==> flow/design.v <==
module cordic_stage 	(input [15:0] x,
			input [15:0] y,
			input [15:0]z,
			input mode,
			input reset,
			input clock,
			input [2:0] stage,
			output reg [15:0] x_out,
			output reg [15:0] y_out,
			output reg [15:0] z_out,
			output reg mode_out,
			output [2:0] stage_out);
		reg [15:0] atan;
		always @*
		begin
			case (stage) 
				3'b000 : atan = 16'b0_0000000_11001001;
				3'b001 : atan = 16'b0_0000000_01110110;
				3'b010 : atan = 16'b0_0000000_00111110;
				3'b011 : atan = 16'b0_0000000_00011111;
				3'b100 : atan = 16'b0_0000000_00001111;
				3'b101 : atan = 16'b0_0000000_00000111;
				3'b110 : atan = 16'b0_0000000_00000011;
				3'b111 : atan = 16'b0_0000000_00000001;
			endcase
		end
		assign stage_out = stage + 1;
		always @(posedge clock or negedge reset)
		begin
			if (~reset)
			begin
				x_out <= 0;
				y_out <= 0;
				z_out <= 0;
				mode_out <= 0;
			end
			else
			begin
				mode_out <= mode;
				if (mode == 0)
				begin
					if (z[15] == 0)
					begin
						case (x[15]^y[15])
							1'b0 : x_out <= (x[14:0] > (y[14:0] >> stage) ) ? 
									{x[15], x[14:0] - (y[14:0] >> stage)} :
									{~x[15],(y[14:0] >> stage) - x[14:0]}; 
							1'b1 : x_out <= {x[15], x[14:0] + (y[14:0] >> stage)};
						endcase
						case (x[15]^y[15])
							1'b1 : y_out <= (y[14:0] > (x[14:0] >> stage) ) ? 
									{y[15], y[14:0] - (x[14:0] >> stage)} :
									{~y[15],(x[14:0] >> stage) - y[14:0]}; 
							1'b0 : y_out <= {y[15], y[14:0] + (x[14:0] >> stage)};
						endcase
						z_out <= (z[14:0] > atan[14:0]) ? z - atan : {~z[15],atan[14:0] - z[14:0]};
					end
					else
					begin
						case (x[15]^y[15])
							1'b1 : x_out <= (x[14:0] > (y[14:0] >> stage) ) ? 
									{x[15], x[14:0] - (y[14:0] >> stage)} :
									{~x[15],(y[14:0] >> stage) - x[14:0]};
							1'b0 : x_out <= {x[15], x[14:0] + (y[14:0] >> stage)};
						endcase
						case (x[15]^y[15])
							1'b0 : y_out <= (y[14:0] > (x[14:0] >> stage) ) ? 
									{y[15], y[14:0] - (x[14:0] >> stage)} :
									{~y[15],(x[14:0] >> stage) - y[14:0]};
							1'b1 : y_out <= {y[15], y[14:0] + (x[14:0] >> stage)};
						endcase
						z_out <= (z[14:0] > atan[14:0]) ? z - atan : {~z[15],atan[14:0] - z[14:0]};
					end
				end
				else
				begin
					if (y[15] == 1)
					begin
						case (x[15]^y[15])
							1'b0 : x_out <= (x[14:0] > (y[14:0] >> stage) ) ? 
									{x[15], x[14:0] - (y[14:0] >> stage)} :
									{~x[15],(y[14:0] >> stage) - x[14:0]};
							1'b1 : x_out <= {x[15], x[14:0] + (y[14:0] >> stage)};
						endcase
						case (x[15]^y[15])
							1'b1 : y_out <= (y[14:0] > (x[14:0] >> stage) ) ? 
									{y[15], y[14:0] - (x[14:0] >> stage)} :
									{~y[15],(x[14:0] >> stage) - y[14:0]}; 
							1'b0 : y_out <= {y[15], y[14:0] + (x[14:0] >> stage)};
						endcase
						case (z[15])
							1'b0 : z_out <= (z[14:0] > atan[14:0]) ? 
									{z[15], z[14:0] - atan[14:0]} :
									{~z[15],atan[14:0] - z[14:0]};
							1'b1 : z_out <= {z[15], z[14:0] + atan[14:0]};
						endcase
					end
					else
					begin
						case (x[15]^y[15])
							1'b1 : x_out <= (x[14:0] > (y[14:0] >> stage) ) ? 
									{x[15], x[14:0] - (y[14:0] >> stage)} :
									{~x[15],(y[14:0] >> stage) - x[14:0]};
							1'b0 : x_out <= {x[15], x[14:0] + (y[14:0] >> stage)};
						endcase
						case (x[15]^y[15])
							1'b0 : y_out <= (y[14:0] > (x[14:0] >> stage) ) ? 
									{y[15], y[14:0] - (x[14:0] >> stage)} :
									{~y[15],(x[14:0] >> stage) - y[14:0]};
							1'b1 : y_out <= {y[15], y[14:0] + (x[14:0] >> stage)};
						endcase
						case (z[15])
							1'b1 : z_out <= (z[14:0] > atan[14:0]) ? 
									{z[15], z[14:0] - atan[14:0]} :
									{~z[15],atan[14:0] - z[14:0]}; 
							1'b0 : z_out <= {z[15], z[14:0] + atan[14:0]};
						endcase
					end
				end
			end
		end
endmodule
module cordic 	(input op_mode,
		input [15:0] x_coordinate,
		input [15:0] y_coordinate,
		input [15:0] rotate_amount,
		input clock,
		input reset,
		output reg [15:0] x_or_phase_out,
		output reg [15:0] y_or_size_out
		);
		reg [15:0] x_in;
		reg [15:0] y_in;
		reg [15:0] z_in;
		reg mode_in;
		wire [15:0] connections_x [7:0];
		wire [15:0] connections_y [7:0];
		wire [15:0] connections_z [7:0];
		wire connections_mode [7:0];
		wire [2:0] connections_stage [7:0];
		wire [15:0] outx;
		wire [15:0] outy;
		wire [15:0] outz;
		wire [32:0] holderx;
		wire [14:0] divx;
		wire [14:0] divy;
		wire [32:0] holdery;
		assign outx = connections_x[7];
		assign outy = connections_y[7];
		assign outz = connections_z[7];
		assign holderx = outx[14:0];
		assign divx = (holderx << 8) / 15'b00000001_10100101;
		assign holdery = outy[14:0];
		assign divy = (holdery << 8) / 15'b00000001_10100101;
		always @(posedge clock or negedge reset)
		begin
			if (~reset)
			begin
				x_in <= 0;
				y_in <= 0;
				z_in <= 0;
				x_or_phase_out <= 0;
				y_or_size_out <= 0;
			end
			else
			begin
				mode_in <= op_mode;
				if (connections_mode[7] == 0)
				begin
					x_or_phase_out <= {outx[15], divx};
					y_or_size_out <= {outy[15], divy};
				end
				else
				begin
					y_or_size_out <= {outx[15], divx};
					x_or_phase_out <= outz;
				end
				if(op_mode == 0)
				begin
					if (rotate_amount[14:0] <= (15'b0000011_00100100 >> 1))
					begin
						z_in <= rotate_amount;
						x_in <= x_coordinate;
						y_in <= y_coordinate;
					end
					else
					begin
						if (rotate_amount[15] == 1)
						begin
							x_in <= y_coordinate;
							y_in <= {~x_coordinate[15],x_coordinate[14:0]};
							z_in <= {rotate_amount[15],rotate_amount[14:0] - (15'b0000011_00100100 >> 1)};
						end
						else
						begin
							y_in <= x_coordinate;
							x_in <= {~y_coordinate[15],y_coordinate[14:0]};
							z_in <= rotate_amount - (16'b0_0000011_00100100>>1);
						end
					end
				end
				else
				begin
					if (x_coordinate[15] == 0)
					begin
						z_in <= 0;
						x_in <= x_coordinate;
						y_in <= y_coordinate;
					end
					else
					begin
						if (y_coordinate[15] == 0)
						begin
							x_in <= y_coordinate;
							y_in <= {~x_coordinate[15],x_coordinate[14:0]};
							z_in <= (16'b0_0000011_00100100 >> 1);
						end
						else
						begin
							y_in <= x_coordinate;
							x_in <= {~y_coordinate[15],y_coordinate[14:0]};
							z_in <= 16'b1_0000001_10010010;  
						end
					end
				end
			end
		end
		wire [2:0] gnd;
		assign gnd = 0;
		cordic_stage s0 (x_in, y_in, z_in, mode_in, reset, clock, gnd,
				 connections_x[0], connections_y[0], connections_z[0], connections_mode[0], connections_stage[0]);
		genvar i;
		generate
			for (i = 1; i < 8; i = i + 1) begin : stages
				cordic_stage  s0 (connections_x[i - 1],
							connections_y[i - 1],
							connections_z[i - 1],
							connections_mode[i - 1],
							reset,
							clock,
							connections_stage[i - 1],
							connections_x[i], 
							connections_y[i],
							connections_z[i],
							connections_mode[i],
							connections_stage[i]);
			end
		endgenerate
endmodule
## Step by step through the tools: cordic

The steps from the RTL of cordic to its reports follow in flow order.
Lines are those of the file above, counted from 1.
Not given: --

- Top: cordic
- Clock port: clock
- Library: sky130hd
- Timing corner: tt_025C_1v80

## Word level

Yosys after proc, flatten, opt, wreduce and memory -nomap, before mapping. Enables and synchronous resets that opt folds into registers are not counted as muxes. Print and check cells are not counted. Equal cells are merged and count once.
Yosys's memory passes give these memory sizes; they may raise the number of words (mostly to a power of two), join words into wider ones and drop unused or constant bits.

- Order comparisons: 25
- Muxes and demuxes: 201
- Bitwise operators: 42
- Divide/modulo/power cells: 2
- Add/sub/neg operators: 79

Operators by type and width:

| operator | number |
|---|---|
| two-way mux 16 bit | 137 |
| case mux 16 bit (select 2 bit) | 64 |
| divider 23 x 9 -> 33 bit (second input constant) | 2 |
| subtractor 15 bit | 18 |
| > comparator 15 bit | 10 |
| adder 15 bit | 9 |
| subtractor 16 bit | 8 |
| inverter 1 bit | 34 |
| subtractor 10 x 15 -> 15 bit | 2 |
| subtractor 11 x 15 -> 15 bit | 2 |
| subtractor 12 x 15 -> 15 bit | 2 |
| subtractor 13 x 15 -> 15 bit | 2 |
| subtractor 14 x 15 -> 15 bit | 2 |
| adder 15 x 10 -> 15 bit | 2 |
| subtractor 15 x 10 -> 15 bit | 2 |
| > comparator 15 x 10 -> 1 bit | 2 |
| adder 15 x 11 -> 15 bit | 2 |
| subtractor 15 x 11 -> 15 bit | 2 |
| > comparator 15 x 11 -> 1 bit | 2 |
| adder 15 x 12 -> 15 bit | 2 |
| subtractor 15 x 12 -> 15 bit | 2 |
| > comparator 15 x 12 -> 1 bit | 2 |
| adder 15 x 13 -> 15 bit | 2 |
| subtractor 15 x 13 -> 15 bit | 2 |
| > comparator 15 x 13 -> 1 bit | 2 |
| adder 15 x 14 -> 15 bit | 2 |
| subtractor 15 x 14 -> 15 bit | 2 |
| > comparator 15 x 14 -> 1 bit | 2 |

Not listed: further kinds 12, cells in them 27.

- Cells after elaboration: 395
- Bits in read-only memories: 512
- Input bits: 51
- Output and inout bits: 32
- Memory cells: 8
- Register bits: 473

Memory list:

| name | depth | width | read ports | write ports | RTL line | text |
|---|---|---|---|---|---|---|
| (no name shown) | 8 | 8 | 1 | 0 | 16 | `case (stage)` |
| (no name shown) | 8 | 8 | 1 | 0 | 16 |  |
| (no name shown) | 8 | 8 | 1 | 0 | 16 |  |
| (no name shown) | 8 | 8 | 1 | 0 | 16 |  |
| (no name shown) | 8 | 8 | 1 | 0 | 16 |  |
| (no name shown) | 8 | 8 | 1 | 0 | 16 |  |

Memories not listed: 2.

## Logic depth

Depth = most cells in a row (Yosys ltp): at word level without a register or memory, in the mapped netlist without a sequential cell, where the memories' decode and read muxes count.

- Word-level depth: 5
- ABC_AREA: 1
- Gate-level depth with buffers: 119
- Mapped depth without buffers: 114

## After synthesis

Yosys stat after the flow's synthesis: flattened, memories mapped to cells. It holds for the ABC_AREA given above (unset counts as 0); a run with the other value may have another netlist.

Cells by type:

| cell | number | total area (µm²) |
|---|---|---|
| sky130_fd_sc_hd__dfrtp_1 | 471 | 1.18E+04 |
| sky130_fd_sc_hd__ha_1 | 559 | 6.99E+03 |
| sky130_fd_sc_hd__nand2_1 | 1827 | 6.86E+03 |
| sky130_fd_sc_hd__inv_1 | 1223 | 4.59E+03 |
| sky130_fd_sc_hd__xor2_1 | 378 | 3.31E+03 |
| sky130_fd_sc_hd__o21ai_0 | 625 | 3128 |
| sky130_fd_sc_hd__a21oi_1 | 581 | 2.91E+03 |
| sky130_fd_sc_hd__nor2_1 | 753 | 2.83E+03 |
| sky130_fd_sc_hd__nand3_1 | 544 | 2.72E+03 |
| sky130_fd_sc_hd__nand2_2 | 212 | 1.33E+03 |
| sky130_fd_sc_hd__nand2_4 | 83 | 934.646 |
| sky130_fd_sc_hd__fa_1 | 45 | 900.864 |
| sky130_fd_sc_hd__clkbuf_1 | 181 | 679.402 |
| sky130_fd_sc_hd__o31ai_1 | 84 | 630.605 |
| sky130_fd_sc_hd__nand4_1 | 100 | 625.6 |
| sky130_fd_sc_hd__nor3_1 | 117 | 585.562 |
| sky130_fd_sc_hd__o211ai_1 | 64 | 480.461 |
| sky130_fd_sc_hd__o21bai_1 | 57 | 427.91 |

Not listed: further types 72, cells in them 794.

- Area of sequential cells: 11816.3 µm²
- Standard cells after synthesis: 8698
- Buffers: 213
- Mapped area: 58193.3 µm²
- Flip-flops: 472

## Timing after synthesis

Path of least setup slack by OpenSTA after synthesis, without wires, with an ideal clock, recovery checks aside; 20% of the period is set as input and as output delay. Where synthesis merged equal registers, the netlist keeps one of their names.

- Kind: register -> register
- From: reg stages[7].s0.x_out[7]
- To: reg y_or_size_out[0]
- Stages: 107
- Launch time at the first pin: 0.000 ns
- Slack: 4.607 ns
- Delay of the path: 11.393 ns
- Data required time: 15.884 ns
- Period: 16.0 ns
- Data arrival time: 11.277 ns
- Period reached after synthesis: 11.393 ns

"delay of the path" is the arrival time less input delay plus setup time.
"stages": output pins that drive a net of the path, with the launching flip-flop's if there is one; two outputs of one cell count as two.
"period reached after synthesis" = period - worst setup slack (recovery checks aside). The figure is calculated, with input and output delays left at 20% of the set period.
The rows between start and end are the longest chain of elaborated cells between them; the timing report does not say that the signal goes this way. Where chains are equally long, one stands for them.
Each line given opens the expression or statement behind the cell; cells for indexed reads and writes are added by Yosys, which also makes memories of some case tables.
At most two assigning lines are given for a register; there are more.

- Cells stage by stage: sky130_fd_sc_hd__dfrtp_1 > sky130_fd_sc_hd__o21ai_2 > sky130_fd_sc_hd__nand2_2 > sky130_fd_sc_hd__nand2_2 > sky130_fd_sc_hd__nand2_2 > sky130_fd_sc_hd__nand2_1 > sky130_fd_sc_hd__nand2_1 > sky130_fd_sc_hd__nor2_4 > sky130_fd_sc_hd__nand2_4 > sky130_fd_sc_hd__nand2_4 > sky130_fd_sc_hd__nand2_4 > sky130_fd_sc_hd__buf_12 > sky130_fd_sc_hd__nand2_1 > sky130_fd_sc_hd__nand3_2 > sky130_fd_sc_hd__nand2_2 > sky130_fd_sc_hd__nand2_2 > sky130_fd_sc_hd__nand3_4 > sky130_fd_sc_hd__nand2_4 > (+71 left out) > sky130_fd_sc_hd__buf_6 > sky130_fd_sc_hd__ha_1 > sky130_fd_sc_hd__nand3_1 > sky130_fd_sc_hd__nand2_1 > sky130_fd_sc_hd__nor2_1 > sky130_fd_sc_hd__nand2_1 > sky130_fd_sc_hd__nand2_1 > sky130_fd_sc_hd__nand2_1 > sky130_fd_sc_hd__nand2_1 > sky130_fd_sc_hd__nand2_1 > sky130_fd_sc_hd__nand2_1 > sky130_fd_sc_hd__nand2_1 > sky130_fd_sc_hd__nor2_1 > sky130_fd_sc_hd__nand2_1 > sky130_fd_sc_hd__nor2_1 > sky130_fd_sc_hd__nand2_1 > sky130_fd_sc_hd__nand2_1 > sky130_fd_sc_hd__nand2_1
- Cells in the longest elaborated chain: 2

RTL lines, path post-synthesis:

| item | RTL line | text |
|---|---|---|
| from (decl) | 8 | `output reg [15:0] x_out,` |
| from (assign) | 45 | `1'b0 : x_out <= (x[14:0] > (y[14:0] >> stage) ) ?` |
| from (assign) | 48 | `1'b1 : x_out <= {x[15], x[14:0] + (y[14:0] >> stage)};` |
| divider 23 x 9 -> 33 bit | 152 | `assign divx = (holderx << 8) / 15'b00000001_10100101;` |
| two-way mux 16 bit | 168 | `if (connections_mode[7] == 0)` |
| to (assign) | 171 | `y_or_size_out <= {outy[15], divy};` |
| to (assign) | 175 | `y_or_size_out <= {outx[15], divx};` |
| to (decl) | 130 | `output reg [15:0] y_or_size_out` |

## Path in the finished layout

From the final timing report of flow run 1: the path of least setup slack in the routed layout; clock arrival at registers is part of the times.

- Kind: register -> register
- From: reg stages[7].s0.y_out[12]
- To: reg y_or_size_out[0]
- Period: 15.9 ns
- Launch time at the first pin: 0.69 ns
- Stages: 103
- Data required time: 16.48 ns
- Data arrival time: 13.24 ns
- Slack: 3.24 ns

The rows between start and end are the longest chain of elaborated cells between them; the timing report does not say that the signal goes this way. Where chains are equally long, one stands for them.
At most two assigning lines are given for a register; there are more.

- Cells stage by stage: sky130_fd_sc_hd__dfrtp_1 > sky130_fd_sc_hd__inv_2 > sky130_fd_sc_hd__nand2_1 > sky130_fd_sc_hd__nor2_4 > sky130_fd_sc_hd__nand2_4 > sky130_fd_sc_hd__nand3_1 > sky130_fd_sc_hd__nand2_1 > sky130_fd_sc_hd__nor2_2 > sky130_fd_sc_hd__nand2_4 > sky130_fd_sc_hd__nand2_4 > sky130_fd_sc_hd__nand2_8 > sky130_fd_sc_hd__nand2_1 > sky130_fd_sc_hd__nand2_1 > sky130_fd_sc_hd__nor2_4 > sky130_fd_sc_hd__nand3_2 > sky130_fd_sc_hd__nand2_4 > sky130_fd_sc_hd__nand2_4 > sky130_fd_sc_hd__nand2_2 > (+67 left out) > sky130_fd_sc_hd__nand2_4 > sky130_fd_sc_hd__nand2_4 > sky130_fd_sc_hd__ha_1 > sky130_fd_sc_hd__nand3_1 > sky130_fd_sc_hd__nand2_1 > sky130_fd_sc_hd__nand2_1 > sky130_fd_sc_hd__nand2_1 > sky130_fd_sc_hd__nand2_1 > sky130_fd_sc_hd__nand2_2 > sky130_fd_sc_hd__nand2_1 > sky130_fd_sc_hd__nand2_1 > sky130_fd_sc_hd__nand2_1 > sky130_fd_sc_hd__o21ai_0 > sky130_fd_sc_hd__nand2_1 > sky130_fd_sc_hd__nor2_2 > sky130_fd_sc_hd__nand2_1 > sky130_fd_sc_hd__nand2_1 > sky130_fd_sc_hd__nand2_1
- Cells in the longest elaborated chain: 2

RTL lines, path after layout:

| item | RTL line | text |
|---|---|---|
| from (decl) | 9 | `output reg [15:0] y_out,` |
| from (assign) | 51 | `1'b1 : y_out <= (y[14:0] > (x[14:0] >> stage) ) ?` |
| from (assign) | 54 | `1'b0 : y_out <= {y[15], y[14:0] + (x[14:0] >> stage)};` |
| divider 23 x 9 -> 33 bit | 154 | `assign divy = (holdery << 8) / 15'b00000001_10100101;` |
| two-way mux 16 bit | 168 | `if (connections_mode[7] == 0)` |
| to (assign) | 171 | `y_or_size_out <= {outy[15], divy};` |
| to (assign) | 175 | `y_or_size_out <= {outx[15], divx};` |
| to (decl) | 130 | `output reg [15:0] y_or_size_out` |

## Implementation results

Top module cordic; platform sky130hd; tools Yosys and OpenROAD; 2 stored runs in no particular order. Input and output delays are each 20% of the period that was set; the output load is 0.01 pF.
"achieved clock period" is the run's clock period less its worst setup slack. It is reckoned from that one timing run; input and output delays stay at 20% of the period that was set.
"critical path time" is the time allowed to the run's worst setup path (the clock period less input and output delay, where it has them) less its slack. Clock arrival times count: a late capture clock shortens it, a late launch clock lengthens it.

### Flow run 1

==> flow/run.sh <==
#!/bin/bash
# the make line also repeats the synthesis and layout settings of config.mk as NAME=value (left out here)
make -C /OpenROAD-flow-scripts/flow DESIGN_CONFIG=/design/flow/config.mk WORK_HOME=/design/flow/orfs CLKGATE_MAP_FILE= finish
==> flow/config.mk <==
export PLATFORM = sky130hd
export DESIGN_NAME = cordic
export DESIGN_NICKNAME = cordic
export VERILOG_FILES = /design/flow/design.v
export SDC_FILE = /design/flow/constraint.sdc
export NUM_CORES = 4
export LEC_CHECK = 0
export ABC_AREA = 1
export CAP_MARGIN = 15
export CORE_ASPECT_RATIO = 1.81
export CORE_MARGIN = 9
export CORE_UTILIZATION = 16
export CTS_CLUSTER_DIAMETER = 196
export GPL_ROUTABILITY_DRIVEN = 1
export MIN_ROUTING_LAYER = met1
export PLACE_DENSITY_LB_ADDON = 0.16
export SETUP_SLACK_MARGIN = 2.08
export SLEW_MARGIN = 10
==> flow/constraint.sdc <==
create_clock -name core_clock -period 15.9 [get_ports {clock}]
set_input_delay 3.1800 -clock core_clock [delete_from_list [all_inputs] [get_ports {clock}]]
set_output_delay 3.1800 -clock core_clock [all_outputs]
set_load 0.01 [all_outputs]

Results of flow run 1:
- Standard-cell area after layout: 67731.2 µm²
- Critical path time: 12.66 ns
- Worst path kind: register -> register
- Setup total negative slack: 0.000 ns
- Utilization in the final report: 18.7%
- Area inside the die boundary: 386704.0 µm²
- Mapped cell area after synthesis: 58193.3 µm²
- Setup slack of the worst path: 3.239 ns
- Achieved clock period: 12.662 ns
- Final worst hold slack: 0.424 ns

### Flow run 2

==> flow/run.sh <==
#!/bin/bash
# the make line also repeats the synthesis and layout settings of config.mk as NAME=value (left out here)
make -C /OpenROAD-flow-scripts/flow DESIGN_CONFIG=/design/flow/config.mk WORK_HOME=/design/flow/orfs CLKGATE_MAP_FILE= finish
==> flow/config.mk <==
export PLATFORM = sky130hd
export DESIGN_NAME = cordic
export DESIGN_NICKNAME = cordic
export VERILOG_FILES = /design/flow/design.v
export SDC_FILE = /design/flow/constraint.sdc
export NUM_CORES = 4
export LEC_CHECK = 0
export ABC_AREA = 0
export CAP_MARGIN = 15
export CELL_PAD_IN_SITES_GLOBAL_PLACEMENT = 2
export CORE_ASPECT_RATIO = 0.67
export CORE_MARGIN = 2
export CORE_UTILIZATION = 40
export CTS_CLUSTER_DIAMETER = 41
export CTS_CLUSTER_SIZE = 46
export MIN_ROUTING_LAYER = met2
export PLACE_DENSITY_LB_ADDON = 0.14
export SETUP_SLACK_MARGIN = -0.23
export SLEW_MARGIN = 20
==> flow/constraint.sdc <==
create_clock -name core_clock -period 11.8 [get_ports {clock}]
set_input_delay 2.3600 -clock core_clock [delete_from_list [all_inputs] [get_ports {clock}]]
set_output_delay 2.3600 -clock core_clock [all_outputs]
set_load 0.01 [all_outputs]

Results of flow run 2:
- Standard-cell area after layout: 72558.3 µm²
- Critical path time: 15.05 ns
- Worst path kind: register -> register
- Setup total negative slack: -15.595 ns
- Utilization in the final report: 51.9%
- Area inside the die boundary: 144197.0 µm²
- Mapped cell area after synthesis: 56446.6 µm²
- Setup slack of the worst path: -3.252 ns
- Achieved clock period: 15.052 ns
- Final worst hold slack: 0.449 ns
